==> flow/design.v <==
module Cfu (
    input               cmd_valid,
    output              cmd_ready,
    input      [9:0]    cmd_payload_function_id,
    input      [31:0]   cmd_payload_inputs_0,
    input      [31:0]   cmd_payload_inputs_1,
    output reg          rsp_valid,
    input               rsp_ready,
    output reg [31:0]   rsp_payload_outputs_0,
    input               reset,
    input               clk
);
    wire signed [15:0] prod_0, prod_1, prod_2, prod_3;
    assign prod_0 = ($signed(cmd_payload_inputs_0[7:0])) * $signed(cmd_payload_inputs_1[7:0]);
    assign prod_1 = ($signed(cmd_payload_inputs_0[15:8])) * $signed(cmd_payload_inputs_1[15:8]);
    assign prod_2 = ($signed(cmd_payload_inputs_0[23:16])) * $signed(cmd_payload_inputs_1[23:16]);
    assign prod_3 = ($signed(cmd_payload_inputs_0[31:24])) * $signed(cmd_payload_inputs_1[31:24]);
    wire signed [31:0] sum_prods;
    assign sum_prods = prod_0 + prod_1 + prod_2 + prod_3;
    assign cmd_ready = ~rsp_valid;   
    always @(posedge clk) begin
        if (reset) begin
            rsp_payload_outputs_0 <= 32'b0;
            rsp_valid <= 1'b0;
        end else if (rsp_valid) begin
                rsp_valid <= ~rsp_ready;
            end else if (cmd_valid) begin
                    rsp_valid <= 1'b1;
                    rsp_payload_outputs_0 <= |cmd_payload_function_id[9:3]
                        ? 32'b0
                        : rsp_payload_outputs_0 + sum_prods;
                end
            end
endmodule
======== From RTL to reports: Cfu ========
Tool output for the design above, in the order of the flow.
Line numbers count from 1 in the design file above.
Library cell names are shortened.
Not given: -
design
  top ..................................... Cfu
  clock input ............................. clk
  standard-cell library ................... sky130hd
  corner .................................. tt_025C_1v80

======== Elaborated design ========
Source: Yosys, flattened and elaborated, memories not mapped. Widths are those after wreduce. Registers that Yosys merges into a memory's read port (data or address) are not register bits. Print and check cells do not count. Equal cells are merged and count once.
word-level totals
  bits in writable memories ............... 0
  cells after elaboration ................. 17
  ROM bits ................................ 0
  input bits .............................. 78
  bits in registers ....................... 33
  latch bits .............................. 0
  clocked read ports x word width ......... 0
  memory cells ............................ 0
  output and inout bits ................... 34
cells by class
  shift-type cells ........................ 0
  equal/unequal tests ..................... 0
  divide/modulo/power cells ............... 0
  bitwise logic cells ..................... 2
  reduce/logical cells .................... 2
  multiply operators ...................... 4
  add/subtract/negate cells ............... 4
  order comparisons ....................... 0
  muxes and demuxes ....................... 3
operators with widths
  kind                        count
  multiplier 8 x 8 -> 16 bit  4
  adder 32 bit                1
  2-to-1 mux 32 bit           1
  adder 18 x 16 -> 19 bit     1
  adder 17 x 16 -> 18 bit     1
  adder 16 x 16 -> 17 bit     1
  OR reduction 7 bit          1
  inverter 1 bit              2
  AND reduction 2 bit         1
  2-to-1 mux 1 bit            2

======== Depth ========
Depth = most cells in a row (Yosys ltp): at word level without a register or memory, in the mapped netlist without a sequential cell, where the memories' decode and read muxes count.
depth
  depth in word-level cells ............... 6
  ABC_AREA ................................ 0
  gate-level depth with buffers ........... 37
  gate-level depth less buffers ........... 37

======== Mapped cells and area ========
Source: synth_stat.txt of the flow (Yosys; design flattened, memories mapped). It holds for the ABC_AREA given above (unset counts as 0); a run with the other value may have another netlist.
mapped netlist
  sequential part of the area ............. 0.0006606 mm^2
  buffers ................................. 10
  chip area (Yosys) ....................... 0.0137957 mm^2
  cells in the netlist .................... 1481
  mapped flip-flops ....................... 33
cell types
  cell type  count  total area (um^2)
  fa_1       327    6.55E+03
  ha_1       133    1.66E+03
  inv_1      389    1460.15
  and2_1     139    869.584
  dfxtp_1    33     660.634
  nand2_1    132    495.475
  xnor2_1    25     218.96
  a21oi_1    42     210.202
  nor2_1     44     165.158
  a21o_1     20     150.144
  xor2_1     15     131.376
  a22oi_1    15     112.608
  nand2b_1   17     106.352
  o21ai_0    21     105.101
  nor2b_1    14     87.584
  o21a_1     7      52.55
  and3_1     8      50.048
  o211ai_1   6      45.043
Not listed: further types 40, cells in them 94.

======== Path before layout ========
OpenSTA on the mapped netlist: ideal clock, no wires. The path of least setup slack (recovery checks aside). Input and output delay are each 20% of the period. Register names are those of the netlist, which keeps one name where synthesis merged equal registers.
path post-synthesis
  path kind ............................... input port to flip-flop
  start point ............................. input cmd_payload_inputs_1[8]
  end point ............................... register rsp_payload_outputs_0[31]
  slack ................................... 1.264 ns
  input delay ............................. 2.400 ns
  required time ........................... 11.880 ns
  setup time .............................. 0.120 ns
  data arrival time ....................... 10.616 ns
  launch time at the first pin ............ 2.400 ns
  path delay .............................. 8.336 ns
  buffers on the path ..................... 0
  clock period ............................ 12.0 ns
  stages .................................. 30
  synthesis period reached ................ 10.736 ns
"path delay" is the arrival time less input delay plus setup time.
"stages" counts driving pins, that of a launching flip-flop among them; a cell with two outputs on the path counts twice.
"synthesis period reached" = period - worst setup slack (recovery checks aside). The figure is calculated, with input and output delays left at 20% of the set period.
The rows between start and end are the longest chain of elaborated cells between them; the timing report does not say that the signal goes this way. Where chains are equally long, one stands for them.
Each line given opens the expression or statement behind the cell; cells for indexed reads and writes are added by Yosys, which also makes memories of some case tables.
on the way, post-synthesis
  cell sequence ........................... and2_1 inv_1 fa_1 fa_1 inv_1 fa_1 fa_1 fa_1 fa_1 fa_1 inv_1 fa_1 inv_1 ha_1 nor3_1 or3_1 o211ai_2 a311o_1 a21oi_2 xnor2_1 ha_1 a21o_1 a211o_1 o22ai_1 inv_1 nand3_1 a21oi_1 or3_1 and3_1 a211o_1
  cells in the longest elaborated chain ... 6
  elaborated cells on any way between the ends .. 6
  source lines of those cells ............. 4
  those cells by class .................... add/sub (4); mul (1); mux (1)
ends and longest elaborated chain, post-synthesis
  what                        line  text
  start: declaration          6     input      [31:0]   cmd_payload_inputs_1,
  multiplier 8 x 8 -> 16 bit  15    assign prod_1 = ($signed(cmd_payload_inputs_0[15:8])) * $signed(cmd_payload_inputs_1[15:8]);
  adder 16 x 16 -> 17 bit     19    assign sum_prods = prod_0 + prod_1 + prod_2 + prod_3;
  adder 17 x 16 -> 18 bit     19
  adder 18 x 16 -> 19 bit     19
  adder 32 bit                31    : rsp_payload_outputs_0 + sum_prods;
  2-to-1 mux 32 bit           29    rsp_payload_outputs_0 <= |cmd_payload_function_id[9:3]
  end: assignment             23    rsp_payload_outputs_0 <= 32'b0;
  end: assignment             29
  end: declaration            9     output reg [31:0]   rsp_payload_outputs_0,

======== Path in the finished layout ========
Path of least setup slack in the final report of flow run A (OpenROAD, finished layout, wires in). Where an end is a register, its clock arrival counts in the times.
path after layout
  path kind ............................... input port to flip-flop
  start point ............................. input cmd_payload_inputs_1[8]
  end point ............................... register rsp_payload_outputs_0[30]
  data arrival time ....................... 13.42 ns
  slack ................................... 6.08 ns
  required time ........................... 19.50 ns
  clock period ............................ 19.3 ns
  launch time at the first pin ............ 3.86 ns
  stages .................................. 31
  buffers on the path ..................... 1
  setup time .............................. 0.08 ns
  input delay ............................. 3.86 ns
The rows between start and end are the longest chain of elaborated cells between them; the timing report does not say that the signal goes this way. Where chains are equally long, one stands for them.
on the way, after layout
  cell sequence ........................... clkdlybuf4s50_1 and2_1 inv_1 fa_1 fa_1 inv_1 fa_1 fa_1 fa_1 fa_1 fa_1 inv_1 fa_1 inv_1 ha_1 a21boi_0 o21ai_0 a21oi_1 o2111ai_1 a31oi_1 xor2_1 ha_1 and3_1 and3_1 nand2_1 o211a_1 a211o_1 a21oi_1 o211ai_1 and3b_1 o31ai_1
  cells in the longest elaborated chain ... 6
  elaborated cells on any way between the ends .. 6
  source lines of those cells ............. 4
  those cells by class .................... add/sub (4); mul (1); mux (1)
ends and longest elaborated chain, after layout
  what                        line  text
  start: declaration          6     input      [31:0]   cmd_payload_inputs_1,
  multiplier 8 x 8 -> 16 bit  15    assign prod_1 = ($signed(cmd_payload_inputs_0[15:8])) * $signed(cmd_payload_inputs_1[15:8]);
  adder 16 x 16 -> 17 bit     19    assign sum_prods = prod_0 + prod_1 + prod_2 + prod_3;
  adder 17 x 16 -> 18 bit     19
  adder 18 x 16 -> 19 bit     19
  adder 32 bit                31    : rsp_payload_outputs_0 + sum_prods;
  2-to-1 mux 32 bit           29    rsp_payload_outputs_0 <= |cmd_payload_function_id[9:3]
  end: assignment             23    rsp_payload_outputs_0 <= 32'b0;
  end: assignment             29
  end: declaration            9     output reg [31:0]   rsp_payload_outputs_0,

Module Cfu, platform sky130hd: 4 stored runs of the flow (Yosys, OpenROAD) with differing settings, in no particular order. Input and output delays are each 20% of the period that was set; the output load is 0.01 pF.
"period achieved" = clock period - worst setup slack. The figure is calculated, with input and output delays left at 20% of the set period.
"critical setup path time" is the time allowed to the run's worst setup path (the clock period less input and output delay, where it has them) less its slack. Clock arrival times count: a late capture clock shortens it, a late launch clock lengthens it.

---- flow run A ----
settings
  CORE_MARGIN = 5
  CORE_UTILIZATION = 17
  CTS_CLUSTER_DIAMETER = 222
  GPL_ROUTABILITY_DRIVEN = 0
  MAX_ROUTING_LAYER = met5
  MIN_ROUTING_LAYER = met1
  PLACE_DENSITY_LB_ADDON = 0.15
  SLEW_MARGIN = 40
  period_ns = 19.3
  CAP_MARGIN = 20
results
  utilization in the final report ......... 20.3 %
  standard-cell area after routing ........ 0.0163444 mm^2
  worst hold slack ........................ 0.473 ns
  setup TNS ............................... 0.000 ns
  setup slack of the worst path ........... 6.078 ns
  period achieved ......................... 13.222 ns
  die area ................................ 0.0869483 mm^2
  netlist area reported by Yosys .......... 0.0137957 mm^2
  critical setup path time ................ 9.36 ns
  class of the worst setup path ........... input port to flip-flop

---- flow run B ----
settings
  CELL_PAD_IN_SITES_DETAIL_PLACEMENT = 0
  CORE_UTILIZATION = 22
  CTS_CLUSTER_SIZE = 98
  GPL_TIMING_DRIVEN = 1
  HOLD_SLACK_MARGIN = 0.23
  MAX_ROUTING_LAYER = met5
  MIN_ROUTING_LAYER = met1
  period_ns = 12.0
  CAP_MARGIN = 20
  CORE_MARGIN = 2
  SLEW_MARGIN = 20
results
  utilization in the final report ......... 26.1 %
  standard-cell area after routing ........ 0.0161342 mm^2
  worst hold slack ........................ 0.482 ns
  setup TNS ............................... 0.000 ns
  setup slack of the worst path ........... 0.596 ns
  period achieved ......................... 11.404 ns
  die area ................................ 0.064727 mm^2
  netlist area reported by Yosys .......... 0.0137957 mm^2
  critical setup path time ................ 9.00 ns
  class of the worst setup path ........... input port to flip-flop

---- flow run C ----
settings
  CORE_UTILIZATION = 42
  MAX_ROUTING_LAYER = met4
  period_ns = 12.0
  CAP_MARGIN = 20
  CORE_MARGIN = 2
  SLEW_MARGIN = 20
results
  utilization in the final report ......... 48.2 %
  standard-cell area after routing ........ 0.01563 mm^2
  worst hold slack ........................ 0.474 ns
  setup TNS ............................... 0.000 ns
  setup slack of the worst path ........... 0.569 ns
  period achieved ......................... 11.431 ns
  die area ................................ 0.034312 mm^2
  netlist area reported by Yosys .......... 0.0137957 mm^2
  critical setup path time ................ 9.03 ns
  class of the worst setup path ........... input port to flip-flop

---- flow run D ----
settings
  ABC_AREA = 1
  CELL_PAD_IN_SITES_DETAIL_PLACEMENT = 2
  CORE_ASPECT_RATIO = 0.75
  CORE_MARGIN = 9
  CORE_UTILIZATION = 44
  CTS_CLUSTER_SIZE = 30
  MAX_ROUTING_LAYER = met5
  MIN_ROUTING_LAYER = met2
  SETUP_SLACK_MARGIN = -0.59
  SLEW_MARGIN = 30
  TNS_END_PERCENT = 25
  period_ns = 12.0
  CAP_MARGIN = 20
results
  did not finish, routing stopped with GRT-0232
